==> flow/design.v <==
module PWM_duty_cycle (
    input clk,            
    input rst,            
    input pwm_in,         
    output reg [7:0] duty_cycle   
);
    reg [15:0] high_count, total_count;   
    reg pwm_prev;        
    reg update_flag;     
    reg first_period;    
    always @(posedge clk or posedge rst) begin
        if (rst) begin
            high_count <= 0;
            total_count <= 0;
            duty_cycle <= 0;
            pwm_prev <= 0;
            update_flag <= 0;
            first_period <= 1;   
        end else begin
            total_count <= total_count + 1;
            if (pwm_in) high_count <= high_count + 1;
            if (pwm_prev && ~pwm_in) begin
                if (!first_period && total_count > 0) begin
                    duty_cycle <= (high_count * 100) / total_count;   
                end
                first_period <= 0;   
                high_count <= 0;
                total_count <= 0;
            end
            pwm_prev <= pwm_in;   
        end
    end
endmodule
# Reports on PWM_duty_cycle
# The steps from the RTL of PWM_duty_cycle to its reports follow in flow order.
# Line numbers count from 1 in the design file above.
# Operators: Yosys type, input widths -> output width; for muxes data width and select width s.
# Cell names lack the library's common part.
setup:
  top: "PWM_duty_cycle"
  clk_port: "clk"
  library: "sky130hd"
  lib_corner: "tt_025C_1v80"

# After elaboration
# Counts by Yosys on the flattened word-level netlist (proc, flatten, opt, wreduce; memories kept). Register bits leave out memories and registers merged into their read ports (data or address). Print and check cells are left out. Cells with the same type and inputs are merged into one.
bits:
  ff_bits: 42
  elab_cells: 19
  mem_bits_rw: 0
  in_bits: 3
  latchBits: 0
  output_inout_bits: 8
  n_memories: 0
  clocked_rd_ports_x_width: 0
  rom_bits: 0
op_classes:
  eq_ne: 0
  bitwise: 1
  reduce_logical: 5
  n_addsub: 2
  shifts: 0
  multipliers: 1
  compare: 1
  muxes: 3
  n_div: 1
ops:
  columns: ["op", "count"]
  rows:
  - ["$div 32x16->32", 1]
  - ["$mul 16x5->21 const B", 1]
  - ["$mux 16", 3]
  - ["$add 16x1->16 const B", 2]
  - ["$gt 16x1->1 const B", 1]
  - ["$logic_and 1x1->1", 2]
  - ["$reduce_and 2->1", 1]
  - ["$reduce_bool 2->1", 1]
  - ["$not 1->1", 1]
  - ["$logic_not 1->1", 1]

# Logic depth
# Depth = most cells in a row (Yosys ltp): at word level without a register or memory, in the mapped netlist without a sequential cell, where the memories' decode and read muxes count.
depth:
  depth_word: 3
  abc_area: 0
  mapped_depth: 619
  depth_no_buf: 549

# After synthesis
# Yosys stat after the flow's synthesis: flattened, memories mapped to cells. It holds for the ABC_AREA given above (unset counts as 0); a run with the other value may have another netlist.
mapped:
  mapped_area_um2: 40039.7
  buf_cells: 175
  sequential_area_um2: 1052.3
  ff_cells: 42
  mapped_cells: 5606
by_type:
  columns: ["cell_type", "count", "area_total_um2"]
  rows:
  - ["ha_1", 448, 5.61E+03]
  - ["a21oi_1", 573, 2867.75]
  - ["xnor2_1", 316, 2.77E+03]
  - ["nor2_1", 594, 2.23E+03]
  - ["a21o_1", 223, 1.67E+03]
  - ["o21ai_0", 320, 1.6E+03]
  - ["nand2_1", 401, 1.51E+03]
  - ["xor2_1", 165, 1.45E+03]
  - ["mux2_2", 115, 1.29E+03]
  - ["dfrtp_1", 41, 1.03E+03]
  - ["nor3_1", 174, 870.835]
  - ["nand3_1", 168, 840.806]
  - ["nand4_1", 124, 775.744]
  - ["inv_1", 199, 746.966]
  - ["o21a_1", 96, 720.691]
  - ["nand2b_1", 102, 638.112]
  - ["mux2i_1", 44, 440.422]
  - ["and2_1", 70, 437.92]
# Other cell types: 174; their cells: 1433.

# Path before layout
# Path of least setup slack by OpenSTA after synthesis, without wires, with an ideal clock, recovery checks aside; 20% of the period is set as input and as output delay. Where synthesis merged equal registers, the netlist keeps one of their names.
synth_timing:
  path_kind: "register -> register"
  start: "register high_count[2]"
  end: "register duty_cycle[0]"
  setup_slack_ns: 9.306
  required_time_ns: 109.849
  setup_ns: 0.151
  driving_pins: 598
  delay_ns: 100.694
  arrival_ns: 100.543
  launch_ns: 0.000
  path_buffers: 69
  tclk_ns: 110.0
  period_less_setup_slack_ns: 100.694
# "delay_ns" = arrival - input delay + setup time.
# "driving_pins": output pins that drive a net of the path, with the launching flip-flop's if there is one; two outputs of one cell count as two.
# "period_less_setup_slack_ns" is the clock period less the worst setup slack; recovery checks do not enter. This is arithmetic on one report: input and output delays are still those of the set period (20% each).
# The rows between start and end are the longest chain of elaborated cells between them; the timing report does not say that the signal goes this way. Where chains are equally long, one stands for them.
# A line is the first line of the expression or statement that the cell stems from. Yosys adds cells for indexed reads and writes and turns some case tables into memories.
# At most two assigning lines are given for a register; there are more.
synth_between:
  cell_sequence: "dfrtp_1 clkbuf_1 inv_1 ha_1 ha_1 ha_1 inv_1 fa_1 nand2b_1 a21bo_4 a21oi_1 xnor2_1 and4_2 nand3_1 or4_1 a32oi_1 nor2_1 ha_1 [562 not listed] nand3_1 nand4b_2 buf_2 buf_2 nor2_1 a21oi_1 ha_1 a21o_1 a21o_1 a21oi_1 nand2_1 nand2_1 a21oi_1 nor4_1 nand3_1 a211o_1 a2111oi_1 a41oi_1"
  elab_chain_len: 2
  cone_cells: 2
  cone_lines: 1
  cone_classes: "mul (1); div (1)"
synth_rtl:
  columns: ["element", "line_no", "source"]
  rows:
  - ["start, declared", 7, "reg [15:0] high_count, total_count;"]
  - ["start, assigned", 13, "high_count <= 0;"]
  - ["start, assigned", 21, "if (pwm_in) high_count <= high_count + 1;"]
  - ["$mul 16x5->21", 24, "duty_cycle <= (high_count * 100) / total_count;"]
  - ["$div 32x16->32", 24, null]
  - ["end, assigned", 15, "duty_cycle <= 0;"]
  - ["end, assigned", 24, null]
  - ["end, declared", 5, "output reg [7:0] duty_cycle"]

# Timing after layout
# From the final timing report of record 3: the path of least setup slack in the routed layout; clock arrival at registers is part of the times.
layout_timing:
  path_kind: "register -> register"
  start: "register high_count[7]"
  end: "register duty_cycle[0]"
  required_time_ns: 104.15
  setup_slack_ns: 10.56
  tclk_ns: 104.0
  arrival_ns: 93.59
  driving_pins: 531
  launch_ns: 0.29
  path_buffers: 18
  setup_ns: 0.14
# The rows between start and end are the longest chain of elaborated cells between them; the timing report does not say that the signal goes this way. Where chains are equally long, one stands for them.
# At most two assigning lines are given for a register; there are more.
layout_between:
  cell_sequence: "dfrtp_1 ha_1 ha_1 inv_1 fa_1 inv_1 ha_2 a21oi_2 o21ai_1 or2_2 o211ai_1 buf_4 nand4_1 buf_4 nor4_4 a32oi_1 xnor2_2 clkinvlp_4 [495 not listed] nand3_1 nor3_2 nand3_2 nand4b_4 buf_4 buf_4 nor2_1 a21oi_1 ha_1 a21o_1 a21o_1 a21oi_1 o21ai_0 nor4_2 nand3_1 a211o_1 a2111oi_2 a41oi_1"
  elab_chain_len: 2
  cone_cells: 2
  cone_lines: 1
  cone_classes: "mul (1); div (1)"
layout_rtl:
  columns: ["element", "line_no", "source"]
  rows:
  - ["start, declared", 7, "reg [15:0] high_count, total_count;"]
  - ["start, assigned", 13, "high_count <= 0;"]
  - ["start, assigned", 21, "if (pwm_in) high_count <= high_count + 1;"]
  - ["$mul 16x5->21", 24, "duty_cycle <= (high_count * 100) / total_count;"]
  - ["$div 32x16->32", 24, null]
  - ["end, assigned", 15, "duty_cycle <= 0;"]
  - ["end, assigned", 24, null]
  - ["end, declared", 5, "output reg [7:0] duty_cycle"]

# Module PWM_duty_cycle, platform sky130hd: 6 stored runs of the flow (Yosys, OpenROAD) with differing settings, in no particular order. Input and output delays are each 20% of the period that was set; the output load is 0.01 pF.
# "clock_period_reached_ns" is the run's clock period less its worst setup slack. It is reckoned from that one timing run; input and output delays stay at 20% of the period that was set.
# "critical_path_time_ns" means the part of the period allowed to the worst setup path (the constraints hold back 20% at inputs and 20% at outputs) less its slack; where the path has registers, the arrival times of their clocks count too.
runs:
  - name: "record 1"
    settings:
      ABC_AREA: 1
      CELL_PAD_IN_SITES_DETAIL_PLACEMENT: 1
      CELL_PAD_IN_SITES_GLOBAL_PLACEMENT: 1
      CORE_UTILIZATION: 72
      CTS_CLUSTER_DIAMETER: 190
      GPL_TIMING_DRIVEN: 1
      MAX_ROUTING_LAYER: "met4"
      PLACE_DENSITY_LB_ADDON: 0.15
      TNS_END_PERCENT: 70
      period_ns: 106.0
      CAP_MARGIN: 20
      CORE_MARGIN: 2
      SLEW_MARGIN: 20
    outcome: "stopped before the end: placement reported FLW-0024"
  - name: "record 2"
    settings:
      CELL_PAD_IN_SITES_GLOBAL_PLACEMENT: 2
      CORE_UTILIZATION: 68
      PLACE_DENSITY_LB_ADDON: 0.2
      SLEW_MARGIN: 5
      TNS_END_PERCENT: 70
      period_ns: 110.0
      CAP_MARGIN: 20
      CORE_MARGIN: 2
    outcome: "stopped before the end: placement reported FLW-0024"
  - name: "record 3"
    settings:
      CORE_UTILIZATION: 40
      SETUP_SLACK_MARGIN: 4.88
      period_ns: 104.0
      CAP_MARGIN: 20
      CORE_MARGIN: 2
      SLEW_MARGIN: 20
    results:
      setup_ws_ns: 10.560
      yosys.chip_area_um2: 40039.7
      critical_path_time_ns: 93.44
      critical_path_type: "register -> register"
      clock_period_reached_ns: 93.440
      fin_util_pct: 44.4
      tns_ns: 0.000
      finish.stdcell_area_um2: 44228.7
      die_footprint_um2: 102647.0
  - name: "record 4"
    settings:
      CELL_PAD_IN_SITES_GLOBAL_PLACEMENT: 2
      CORE_ASPECT_RATIO: 0.73
      CORE_UTILIZATION: 68
      PLACE_DENSITY_LB_ADDON: 0.05
      SETUP_SLACK_MARGIN: -2.0
      SLEW_MARGIN: 15
      TNS_END_PERCENT: 45
      period_ns: 110.0
      CAP_MARGIN: 20
      CORE_MARGIN: 2
    outcome: "stopped before the end: placement reported FLW-0024"
  - name: "record 5"
    settings:
      CELL_PAD_IN_SITES_DETAIL_PLACEMENT: 2
      CELL_PAD_IN_SITES_GLOBAL_PLACEMENT: 1
      CORE_ASPECT_RATIO: 0.66
      CORE_UTILIZATION: 52
      CTS_CLUSTER_SIZE: 65
      GPL_ROUTABILITY_DRIVEN: 0
      HOLD_SLACK_MARGIN: 0.2
      MIN_ROUTING_LAYER: "met2"
      PLACE_DENSITY_LB_ADDON: 0.09
      SETUP_SLACK_MARGIN: 0.82
      period_ns: 179.0
      CAP_MARGIN: 20
      CORE_MARGIN: 2
      SLEW_MARGIN: 20
    outcome: "stopped before the end: placement reported DPL-0033"
  - name: "record 6"
    settings:
      ABC_AREA: 0
      CAP_MARGIN: 10
      CELL_PAD_IN_SITES_DETAIL_PLACEMENT: 1
      CELL_PAD_IN_SITES_GLOBAL_PLACEMENT: 2
      CORE_ASPECT_RATIO: 1.34
      CORE_UTILIZATION: 59
      GPL_ROUTABILITY_DRIVEN: 0
      PLACE_DENSITY_LB_ADDON: 0.03
      SETUP_SLACK_MARGIN: 4.11
      SLEW_MARGIN: 25
      period_ns: 94.4
      CORE_MARGIN: 2
    outcome: "stopped before the end: placement reported FLW-0024"
